==> flow/design.v <==
`timescale 1ns / 1ps
module IIR2nd#(
    parameter DW = 20,FW = 15
)(
    input clk,rst_n,en,
    input signed [DW-1:0] din,
    output logic signed[DW-1:0] dout,
    input [31:0]index
);
    localparam logic signed[DW-1:0] GAIN =41;
    function automatic logic signed[DW-1:0] DEN(input [31:0] i);
        case (i)
        32'd0:  DEN = -65446;
        32'd1:  DEN = -65421;
        32'd2:  DEN = -65381;
        32'd3:  DEN = -65325;
        32'd4:  DEN = -65252;
        32'd5:  DEN = -65163;
        32'd6:  DEN = -65058;
        32'd7:  DEN = -64938;
        32'd8:  DEN = -64801;
        32'd9:  DEN = -64648;
        32'd10: DEN = -64479;
        32'd11: DEN = -64294;
        32'd12: DEN = -64094;
        32'd13: DEN = -63877;
        32'd14: DEN = -63645;
        32'd15: DEN = -63397;
        32'd16: DEN = -63134;
        32'd17: DEN = -62855;
        32'd18: DEN = -62560;
        32'd19: DEN = -62250;
        default: DEN = 0;
        endcase
    endfunction
    localparam logic signed [DW-1:0] NUM0 = 32768, NUM1 = 0, NUM2 = -32768;
    wire signed [DW-1:0] n0;
    wire signed [DW-1:0] n1;
    wire signed [DW-1:0] n2;
    wire signed [DW-1:0] d1;
    wire signed [DW-1:0] d2;
    wire signed [DW-1:0] g ;
    assign    n0      = (NUM0);
    assign    n1     = (NUM1);
    assign    n2     = (NUM2);
    assign    d1     = (DEN(index));
    assign    d2     = (32686);
    assign    g      = (GAIN);
    logic signed [DW-1:0]   z1,z0;
    wire signed [DW-1:0] pn0;
    wire signed [DW-1:0] pn1;
    wire signed [DW-1:0] pn2;
    wire signed [DW-1:0] o ;
    wire signed [DW-1:0] pd1;
    wire signed [DW-1:0] pd2;
    assign        pn0    = 
    (((DW-FW)+(DW-FW)+(FW)+(FW))'(din)*((DW-FW)+(DW-FW)+(FW)+(FW))'(n0))>>>((FW)+(FW)-(FW));
    assign        pn1    = 
    (((DW-FW)+(DW-FW)+(FW)+(FW))'(din)*((DW-FW)+(DW-FW)+(FW)+(FW))'(n1))>>>((FW)+(FW)-(FW));
    assign        pn2    = 
    (((DW-FW)+(DW-FW)+(FW)+(FW))'(din)*((DW-FW)+(DW-FW)+(FW)+(FW))'(n2))>>>((FW)+(FW)-(FW));
    assign        o     =z0 + pn0;
    assign        pd1    = 
    (((DW-FW)+(DW-FW)+(FW)+(FW))'(o)*((DW-FW)+(DW-FW)+(FW)+(FW))'(d1))>>>((FW)+(FW)-(FW));
    assign        pd2    = 
    (((DW-FW)+(DW-FW)+(FW)+(FW))'(o)*((DW-FW)+(DW-FW)+(FW)+(FW))'(d2))>>>((FW)+(FW)-(FW));
    always_ff @( posedge clk ) begin 
        if(!rst_n) begin
            z0<=0; z1<=0;dout<=0;
        end else begin
            z0<=pn1 + z1 - pd1;
            z1<=pn2 - pd2;
            dout<=
    (((DW-FW)+(DW-FW)+(FW)+(FW))'(o)*((DW-FW)+(DW-FW)+(FW)+(FW))'(g))>>>((FW)+(FW)-(FW));
        end
    end
endmodule
module IIR#(
    parameter DW = 16,EW = 4
)(
    input clk,rst_n,en,
    input signed [DW-1:0] din,
    output logic signed [DW-1:0] dout,
    input [31:0]index,
    output logic signed [DW+EW-1:0] dout_W
    );
    localparam W = DW + EW;
    logic signed [W-1:0] din_W;
    assign din_W = din;
    assign dout = dout_W;
    IIR2nd #(W,DW-1)IIR2nd_inst(
    clk,rst_n,en, din_W, dout_W,index
        );
endmodule
`timescale 1ns / 1ps
module IIR_v#(
    parameter DW = 16,FW = 15
)(
    input clk,rst_n,en,
    input signed [DW-1:0] din,
    output wire signed [DW-1:0] dout,
    input [31:0]index,
    output wire signed [DW+FW-1:0] dout_W
    );
    IIR#(
        DW,FW
    )IIR_inst(
        clk,rst_n,en,din,dout,index,dout_W
    );
endmodule
Subject: tool reports on IIR_v

Hi,

Step by step through the tools: IIR_v
Each step is given for the RTL above and for the edited RTL.
"orig" refers to lines of the RTL above, "edited" to lines of the edited file.
"change": "edited" minus "orig" as printed here. "change_rel_pct": 100 x difference / "orig".
Operators: Yosys type, input widths -> output width; for muxes data width and select width s.
Library cell names are shortened.
{"block": "inputs", "top": "IIR_v", "clock": "clk", "lib": "sky130hd", "pvt_corner": "tt_025C_1v80"}

Edit of the RTL
Unified diff, file above to edited file.
A script made this edit. It changes what the design does and was not meant as an optimisation.
begin of diff
@@ -62,5 +62,5 @@
     assign        o     =z0 + pn0;
     assign        pd1    = 
-    (((DW-FW)+(DW-FW)+(FW)+(FW))'(o)*((DW-FW)+(DW-FW)+(FW)+(FW))'(d1))>>>((FW)+(FW)-(FW));
+    (((DW-FW)+(DW-FW)+(FW)+(FW))'(o)+((DW-FW)+(DW-FW)+(FW)+(FW))'(d1))>>>((FW)+(FW)-(FW));
     assign        pd2    = 
     (((DW-FW)+(DW-FW)+(FW)+(FW))'(o)*((DW-FW)+(DW-FW)+(FW)+(FW))'(d2))>>>((FW)+(FW)-(FW));
end of diff

Word level
Counts by Yosys on the flattened word-level netlist (proc, flatten, opt, wreduce; memories kept). Register bits leave out memories and registers merged into their read ports (data or address); mux counts leave out enables and synchronous resets folded into registers. Print and check cells are left out. Cells with the same type and inputs are merged into one.
Yosys's memory passes give these memory sizes; they may raise the number of words (mostly to a power of two), join words into wider ones and drop unused or constant bits.
{"block": "bits", "element": "out_inout_bits", "orig": 47, "edited": 47, "change": 0, "change_rel_pct": 0.00}
{"block": "bits", "element": "word_cells", "orig": 13, "edited": 13, "change": 0, "change_rel_pct": 0.00}
{"block": "bits", "element": "romBits", "orig": 864, "edited": 864, "change": 0, "change_rel_pct": 0.00}
{"block": "bits", "element": "register_bits", "orig": 93, "edited": 93, "change": 0, "change_rel_pct": 0.00}
{"block": "bits", "element": "input_bits", "orig": 51, "edited": 51, "change": 0, "change_rel_pct": 0.00}
{"block": "bits", "element": "mem_count", "orig": 1, "edited": 1, "change": 0, "change_rel_pct": 0.00}
{"block": "op_classes", "element": "reduce_logical", "orig": 1, "edited": 1, "change": 0, "change_rel_pct": 0.00}
{"block": "op_classes", "element": "n_addsub", "orig": 4, "edited": 5, "change": 1, "change_rel_pct": 25.00}
{"block": "op_classes", "element": "multipliers", "orig": 3, "edited": 2, "change": -1, "change_rel_pct": -33.33}
{"block": "op_classes", "element": "n_mux", "orig": 1, "edited": 1, "change": 0, "change_rel_pct": 0.00}
{"block": "memory_table", "element": "mem_shapes", "orig": "32 x 27 bit 1R0W", "edited": "32 x 27 bit 1R0W"}
{"block": "op_table", "cell": "$sub 31x31->31", "orig": 2, "edited": 1, "change": -1, "change_rel_pct": -50.00}
{"block": "op_table", "cell": "$mul 31x31->46", "orig": 1, "edited": 0, "change": -1, "change_rel_pct": -100.00}
{"block": "op_table", "cell": "$add 31x31->32", "orig": 0, "edited": 1, "change": 1}
{"block": "op_table", "cell": "$sub 31x17->31", "orig": 0, "edited": 1, "change": 1}
Operator kinds equal on both sides are left out: 6.

Longest topological paths
Yosys ltp: most cells in a row. Word level: on the elaborated netlist, between registers, memories and ports. Mapped: between sequential cells and ports; inverters and the memories' decode and read muxes count.
{"block": "logic_depth", "element": "ltp_word", "orig": 4, "edited": 4, "change": 0, "change_rel_pct": 0.00}
{"block": "logic_depth", "element": "ABC_AREA", "orig": "0", "edited": "0"}
{"block": "logic_depth", "element": "depth_mapped", "orig": 52, "edited": 48, "change": -4, "change_rel_pct": -7.69}
{"block": "logic_depth", "element": "mapped_depth_nobuf", "orig": 51, "edited": 48, "change": -3, "change_rel_pct": -5.88}

Netlist
Yosys stat after the flow's synthesis: flattened, memories mapped to cells. It holds for the ABC_AREA given above (unset counts as 0); a run with the other value may have another netlist.
{"block": "mapped", "element": "n_buf", "orig": 92, "edited": 49, "change": -43, "change_rel_pct": -46.74}
{"block": "mapped", "element": "cell_count", "orig": 4326, "edited": 2345, "change": -1981, "change_rel_pct": -45.79}
{"block": "mapped", "element": "flip_flops", "orig": 85, "edited": 85, "change": 0, "change_rel_pct": 0.00}
{"block": "mapped", "element": "area_um2", "orig": 39511.6, "edited": 20717.4, "change": -18794.2, "change_rel_pct": -47.57}
{"block": "by_type", "type": "inv_1", "orig": 1177, "edited": 463, "change": -714, "change_rel_pct": -60.66}
{"block": "by_type", "type": "fa_1", "orig": 864, "edited": 252, "change": -612, "change_rel_pct": -70.83}
{"block": "by_type", "type": "nor2_1", "orig": 417, "edited": 172, "change": -245, "change_rel_pct": -58.75}
{"block": "by_type", "type": "ha_1", "orig": 551, "edited": 382, "change": -169, "change_rel_pct": -30.67}
{"block": "by_type", "type": "nand2_1", "orig": 201, "edited": 75, "change": -126, "change_rel_pct": -62.69}
{"block": "by_type", "type": "clkbuf_1", "orig": 63, "edited": 15, "change": -48, "change_rel_pct": -76.19}
{"block": "by_type", "type": "o21ai_0", "orig": 78, "edited": 49, "change": -29, "change_rel_pct": -37.18}
{"block": "by_type", "type": "a21oi_1", "orig": 141, "edited": 125, "change": -16, "change_rel_pct": -11.35}
{"block": "by_type", "type": "a21o_1", "orig": 71, "edited": 85, "change": 14, "change_rel_pct": 19.72}
{"block": "by_type", "type": "nand3_1", "orig": 41, "edited": 30, "change": -11, "change_rel_pct": -26.83}
{"block": "by_type", "type": "nor2b_1", "orig": 30, "edited": 19, "change": -11, "change_rel_pct": -36.67}
{"block": "by_type", "type": "or3_1", "orig": 20, "edited": 9, "change": -11, "change_rel_pct": -55.00}
{"block": "by_type", "type": "and3_1", "orig": 20, "edited": 10, "change": -10, "change_rel_pct": -50.00}
{"block": "by_type", "type": "or2_2", "orig": 14, "edited": 5, "change": -9, "change_rel_pct": -64.29}
{"block": "by_type", "type": "buf_2", "orig": 0, "edited": 8, "change": 8}
{"block": "by_type", "type": "xnor2_1", "orig": 98, "edited": 105, "change": 7, "change_rel_pct": 7.14}
{"block": "by_type", "type": "xor2_1", "orig": 63, "edited": 70, "change": 7, "change_rel_pct": 11.11}
{"block": "by_type", "type": "nand2b_1", "orig": 34, "edited": 27, "change": -7, "change_rel_pct": -20.59}
Cell types equal on both sides are left out: 10.
The list need not be complete.
The figures by module come from a second, unflattened synthesis with its own total; it is not the netlist above.
{"block": "hier_totals", "element": "hier_cells", "orig": 4305, "edited": 2318, "change": -1987, "change_rel_pct": -46.16}
{"block": "hier_totals", "element": "area_unflattened_um2", "orig": 39263.9, "edited": 20444.6, "change": -18819.3, "change_rel_pct": -47.93}
Each row is one instance without its submodules.
{"block": "by_module_orig", "module": "IIR2nd", "n_cells": 4289, "n_inst": 1, "mod_area_um2": 39143.8}
{"block": "by_module_orig", "module": "IIR", "n_cells": 16, "n_inst": 1, "mod_area_um2": 120.1}
{"block": "by_module_orig", "module": "IIR_v", "n_cells": 0, "n_inst": 1, "mod_area_um2": 0.0}
{"block": "by_module_edited", "module": "IIR2nd", "n_cells": 2302, "n_inst": 1, "mod_area_um2": 20324.5}
{"block": "by_module_edited", "module": "IIR", "n_cells": 16, "n_inst": 1, "mod_area_um2": 120.1}
{"block": "by_module_edited", "module": "IIR_v", "n_cells": 0, "n_inst": 1, "mod_area_um2": 0.0}

Timing after synthesis
Path of least setup slack by OpenSTA after synthesis, without wires, with an ideal clock, recovery checks aside; 20% of the period is set as input and as output delay. Where synthesis merged equal registers, the netlist keeps one of their names.
{"block": "synth_timing", "element": "path_type", "orig": "input -> register", "edited": "input -> register"}
{"block": "synth_timing", "element": "from", "orig": "in din[0]", "edited": "in din[0]"}
{"block": "synth_timing", "element": "to", "orig": "reg IIR_inst.IIR2nd_inst.z0[30]", "edited": "reg IIR_inst.IIR2nd_inst.z1[30]"}
{"block": "synth_timing", "element": "t_arrival_ns", "orig": 13.645, "edited": 12.564, "change": -1.081, "change_rel_pct": -7.92}
{"block": "synth_timing", "element": "path_stages", "orig": 40, "edited": 41, "change": 1, "change_rel_pct": 2.50}
{"block": "synth_timing", "element": "clock_period_ns", "orig": 13.5, "edited": 13.5, "change": 0.0, "change_rel_pct": 0.00}
{"block": "synth_timing", "element": "slack_ns", "orig": -0.266, "edited": 0.812, "change": 1.078}
{"block": "synth_timing", "element": "path_delay_ns", "orig": 11.066, "edited": 9.987, "change": -1.079, "change_rel_pct": -9.75}
{"block": "synth_timing", "element": "in_delay_ns", "orig": 2.700, "edited": 2.700, "change": 0.000, "change_rel_pct": 0.00}
{"block": "synth_timing", "element": "setup_time_ns", "orig": 0.121, "edited": 0.123, "change": 0.002}
{"block": "synth_timing", "element": "period_less_setup_slack_ns", "orig": 13.766, "edited": 12.688, "change": -1.078, "change_rel_pct": -7.83}
"path_delay_ns" is the arrival time less input delay plus setup time.
"path_stages": output pins that drive a net of the path, with the launching flip-flop's if there is one; two outputs of one cell count as two.
"period_less_setup_slack_ns" = period - worst setup slack (recovery checks aside). The figure is calculated, with input and output delays left at 20% of the set period.
The rows between start and end are the longest chain of elaborated cells between them; the timing report does not say that the signal goes this way. Where chains are equally long, one stands for them.
A line is the first line of the expression or statement that the cell stems from. Yosys adds cells for indexed reads and writes and turns some case tables into memories.
{"block": "synth_via_orig", "path_cell_list": "ha_1 -> fa_1 -> a211oi_1 -> nor2_1 -> o211ai_1 -> a21oi_1 -> o21ai_1 -> o2111ai_1 -> o211ai_2 -> xor2_2 -> inv_2 -> nor2_1 -> fa_1 -> fa_1 -> fa_1 -> inv_1 -> fa_1 -> inv_1 -> [4 not listed] -> fa_1 -> inv_1 -> ha_1 -> a21o_1 -> a21o_1 -> a221o_1 -> o2111ai_1 -> nor3b_1 -> xor2_1 -> ha_1 -> a21o_1 -> a21oi_1 -> o21bai_1 -> a31oi_1 -> nand3_1 -> a22o_1 -> and3_1 -> mux2_2", "elab_chain_len": 3}
{"block": "synth_lines_orig", "element": "start, declared", "line_no": 100, "text": "input signed [DW-1:0] din,"}
{"block": "synth_lines_orig", "element": "$add 31x16->31", "line_no": 62, "text": "assign        o     =z0 + pn0;"}
{"block": "synth_lines_orig", "element": "$mul 31x31->46", "line_no": 64, "text": "(((DW-FW)+(DW-FW)+(FW)+(FW))'(o)*((DW-FW)+(DW-FW)+(FW)+(FW))'(d1))>>>((FW)+(FW)-(FW));"}
{"block": "synth_lines_orig", "element": "$sub 31x31->31", "line_no": 71, "text": "z0<=pn1 + z1 - pd1;"}
{"block": "synth_lines_orig", "element": "end, assigned", "line_no": 69, "text": "z0<=0; z1<=0;dout<=0;"}
{"block": "synth_lines_orig", "element": "end, assigned", "line_no": 71}
{"block": "synth_lines_orig", "element": "end, declared", "line_no": 49, "text": "logic signed [DW-1:0]   z1,z0;"}
{"block": "synth_via_edited", "path_cell_list": "ha_1 -> inv_1 -> fa_1 -> nand2b_1 -> a21o_1 -> a211o_1 -> o21a_1 -> o211a_1 -> o21ai_1 -> nor3b_4 -> inv_2 -> fa_1 -> inv_1 -> ha_1 -> inv_1 -> fa_1 -> inv_1 -> fa_1 -> [5 not listed] -> o41ai_2 -> o21a_1 -> o21bai_1 -> a21oi_1 -> xor2_1 -> ha_1 -> ha_1 -> nand4_1 -> nor2_1 -> nor2_1 -> o21ai_0 -> a21oi_1 -> o22ai_1 -> o41ai_1 -> o21ai_0 -> xnor2_1 -> xnor2_1 -> mux2_1", "elab_chain_len": 3}
{"block": "synth_lines_edited", "element": "start, declared", "line_no": 100, "text": "input signed [DW-1:0] din,"}
{"block": "synth_lines_edited", "element": "$add 31x16->31", "line_no": 62, "text": "assign        o     =z0 + pn0;"}
{"block": "synth_lines_edited", "element": "$mul 31x15->45", "line_no": 66, "text": "(((DW-FW)+(DW-FW)+(FW)+(FW))'(o)*((DW-FW)+(DW-FW)+(FW)+(FW))'(d2))>>>((FW)+(FW)-(FW));"}
{"block": "synth_lines_edited", "element": "$sub 31x31->31", "line_no": 72, "text": "z1<=pn2 - pd2;"}
{"block": "synth_lines_edited", "element": "end, assigned", "line_no": 69, "text": "z0<=0; z1<=0;dout<=0;"}
{"block": "synth_lines_edited", "element": "end, assigned", "line_no": 72}
{"block": "synth_lines_edited", "element": "end, declared", "line_no": 49, "text": "logic signed [DW-1:0]   z1,z0;"}

Path in the finished layout
From the final timing report of each run of pair A: the path of least setup slack in the routed layout; clock arrival at registers is part of the times.
{"block": "layout_timing", "element": "path_type", "orig": "input -> register", "edited": "input -> register"}
{"block": "layout_timing", "element": "from", "orig": "in din[0]", "edited": "in din[1]"}
{"block": "layout_timing", "element": "to", "orig": "reg IIR_inst.IIR2nd_inst.z0[30]", "edited": "reg IIR_inst.IIR2nd_inst.z1[30]"}
{"block": "layout_timing", "element": "t_arrival_ns", "orig": 13.47, "edited": 13.10, "change": -0.37, "change_rel_pct": -2.75}
{"block": "layout_timing", "element": "clock_period_ns", "orig": 13.4, "edited": 13.4, "change": 0.0, "change_rel_pct": 0.00}
{"block": "layout_timing", "element": "in_delay_ns", "orig": 2.68, "edited": 2.68, "change": 0.00, "change_rel_pct": 0.00}
{"block": "layout_timing", "element": "setup_time_ns", "orig": 0.11, "edited": 0.11, "change": 0.00}
{"block": "layout_timing", "element": "slack_ns", "orig": 0.20, "edited": 0.55, "change": 0.35}
{"block": "layout_timing", "element": "path_stages", "orig": 50, "edited": 47, "change": -3, "change_rel_pct": -6.00}
The rows between start and end are the longest chain of elaborated cells between them; the timing report does not say that the signal goes this way. Where chains are equally long, one stands for them.
{"block": "layout_via_orig", "path_cell_list": "dlygate4sd2_1 -> ha_2 -> buf_4 -> a211oi_4 -> o21ai_2 -> a21oi_2 -> buf_6 -> buf_4 -> nand2b_1 -> a21oi_1 -> xnor2_2 -> buf_4 -> nand2_1 -> inv_1 -> fa_1 -> inv_1 -> fa_1 -> inv_1 -> [14 not listed] -> buf_4 -> o21bai_4 -> nand2_2 -> a21o_1 -> a21oi_2 -> xor2_2 -> ha_1 -> o21a_1 -> o21a_1 -> nand2_1 -> a21oi_1 -> a21oi_2 -> a31oi_4 -> a31oi_4 -> nand3_1 -> a22o_1 -> and3_1 -> mux2_2", "elab_chain_len": 3}
{"block": "layout_lines_orig", "element": "start, declared", "line_no": 100, "text": "input signed [DW-1:0] din,"}
{"block": "layout_lines_orig", "element": "$add 31x16->31", "line_no": 62, "text": "assign        o     =z0 + pn0;"}
{"block": "layout_lines_orig", "element": "$mul 31x31->46", "line_no": 64, "text": "(((DW-FW)+(DW-FW)+(FW)+(FW))'(o)*((DW-FW)+(DW-FW)+(FW)+(FW))'(d1))>>>((FW)+(FW)-(FW));"}
{"block": "layout_lines_orig", "element": "$sub 31x31->31", "line_no": 71, "text": "z0<=pn1 + z1 - pd1;"}
{"block": "layout_lines_orig", "element": "end, assigned", "line_no": 69, "text": "z0<=0; z1<=0;dout<=0;"}
{"block": "layout_lines_orig", "element": "end, assigned", "line_no": 71}
{"block": "layout_lines_orig", "element": "end, declared", "line_no": 49, "text": "logic signed [DW-1:0]   z1,z0;"}
{"block": "layout_via_edited", "path_cell_list": "clkdlybuf4s50_1 -> inv_1 -> fa_1 -> nand2b_1 -> a21o_1 -> buf_4 -> a211o_1 -> o21ai_0 -> a21oi_1 -> xnor2_1 -> buf_4 -> xor2_1 -> ha_1 -> ha_1 -> inv_1 -> fa_1 -> inv_1 -> fa_1 -> [11 not listed] -> o21bai_1 -> a21oi_1 -> xor2_1 -> buf_4 -> ha_1 -> ha_1 -> nand4_1 -> nor2_1 -> nor2_1 -> o21ai_0 -> a21oi_1 -> o22ai_1 -> o41ai_2 -> buf_4 -> o21ai_1 -> xnor2_1 -> xnor2_1 -> mux2_1", "elab_chain_len": 3}
{"block": "layout_lines_edited", "element": "start, declared", "line_no": 100, "text": "input signed [DW-1:0] din,"}
{"block": "layout_lines_edited", "element": "$add 31x16->31", "line_no": 62, "text": "assign        o     =z0 + pn0;"}
{"block": "layout_lines_edited", "element": "$mul 31x15->45", "line_no": 66, "text": "(((DW-FW)+(DW-FW)+(FW)+(FW))'(o)*((DW-FW)+(DW-FW)+(FW)+(FW))'(d2))>>>((FW)+(FW)-(FW));"}
{"block": "layout_lines_edited", "element": "$sub 31x31->31", "line_no": 72, "text": "z1<=pn2 - pd2;"}
{"block": "layout_lines_edited", "element": "end, assigned", "line_no": 69, "text": "z0<=0; z1<=0;dout<=0;"}
{"block": "layout_lines_edited", "element": "end, assigned", "line_no": 72}
{"block": "layout_lines_edited", "element": "end, declared", "line_no": 49, "text": "logic signed [DW-1:0]   z1,z0;"}

Measured runs
Runs of the flow (Yosys, OpenROAD) on both versions; the two runs of a pair have the same settings. The constraints put input and output delay at 20% of the set period each and load the outputs with 0.01 pF.
{"block": "settings_pair_A", "period_ns": 13.4, "CAP_MARGIN": 20, "CORE_MARGIN": 2, "CORE_UTILIZATION": 40, "SLEW_MARGIN": 20}
{"block": "results_pair_A", "element": "die_area_um2", "orig": 101309.0, "edited": 53629.3, "change": -47679.7, "change_rel_pct": -47.06}
{"block": "results_pair_A", "element": "hold_ws_ns", "orig": 0.546, "edited": 0.553, "change": 0.007}
{"block": "results_pair_A", "element": "post_synth_area_um2", "orig": 39511.6, "edited": 20717.4, "change": -18794.2, "change_rel_pct": -47.57}
{"block": "results_pair_A", "element": "timing.setup.ws_ns", "orig": 0.197, "edited": 0.554, "change": 0.357}
{"block": "results_pair_A", "element": "achieved_clock_period_ns", "orig": 13.203, "edited": 12.846, "change": -0.357, "change_rel_pct": -2.70}
{"block": "results_pair_A", "element": "finalUtil_pct", "orig": 50.1, "edited": 47.4, "change": -2.7}
{"block": "settings_pair_B", "CELL_PAD_IN_SITES_GLOBAL_PLACEMENT": 3, "CORE_ASPECT_RATIO": 1.38, "CORE_MARGIN": 9, "CORE_UTILIZATION": 42, "CTS_CLUSTER_DIAMETER": 78, "GPL_ROUTABILITY_DRIVEN": 1, "GPL_TIMING_DRIVEN": 0, "PLACE_DENSITY_LB_ADDON": 0.28, "TNS_END_PERCENT": 50, "period_ns": 14.5, "CAP_MARGIN": 20, "SLEW_MARGIN": 20}
{"block": "results_pair_B", "element": "die_area_um2", "orig": 105584.0, "edited": 57750.1, "change": -47833.9, "change_rel_pct": -45.30}
{"block": "results_pair_B", "element": "hold_ws_ns", "orig": 0.567, "edited": 0.569, "change": 0.002}
{"block": "results_pair_B", "element": "post_synth_area_um2", "orig": 39511.6, "edited": 20717.4, "change": -18794.2, "change_rel_pct": -47.57}
{"block": "results_pair_B", "element": "timing.setup.ws_ns", "orig": 0.471, "edited": 0.513, "change": 0.042}
{"block": "results_pair_B", "element": "achieved_clock_period_ns", "orig": 14.029, "edited": 13.987, "change": -0.042, "change_rel_pct": -0.30}
{"block": "results_pair_B", "element": "finalUtil_pct", "orig": 47.7, "edited": 47.6, "change": -0.1}
"achieved_clock_period_ns" = clock period - worst setup slack. The figure is calculated, with input and output delays left at 20% of the set period.

Regards
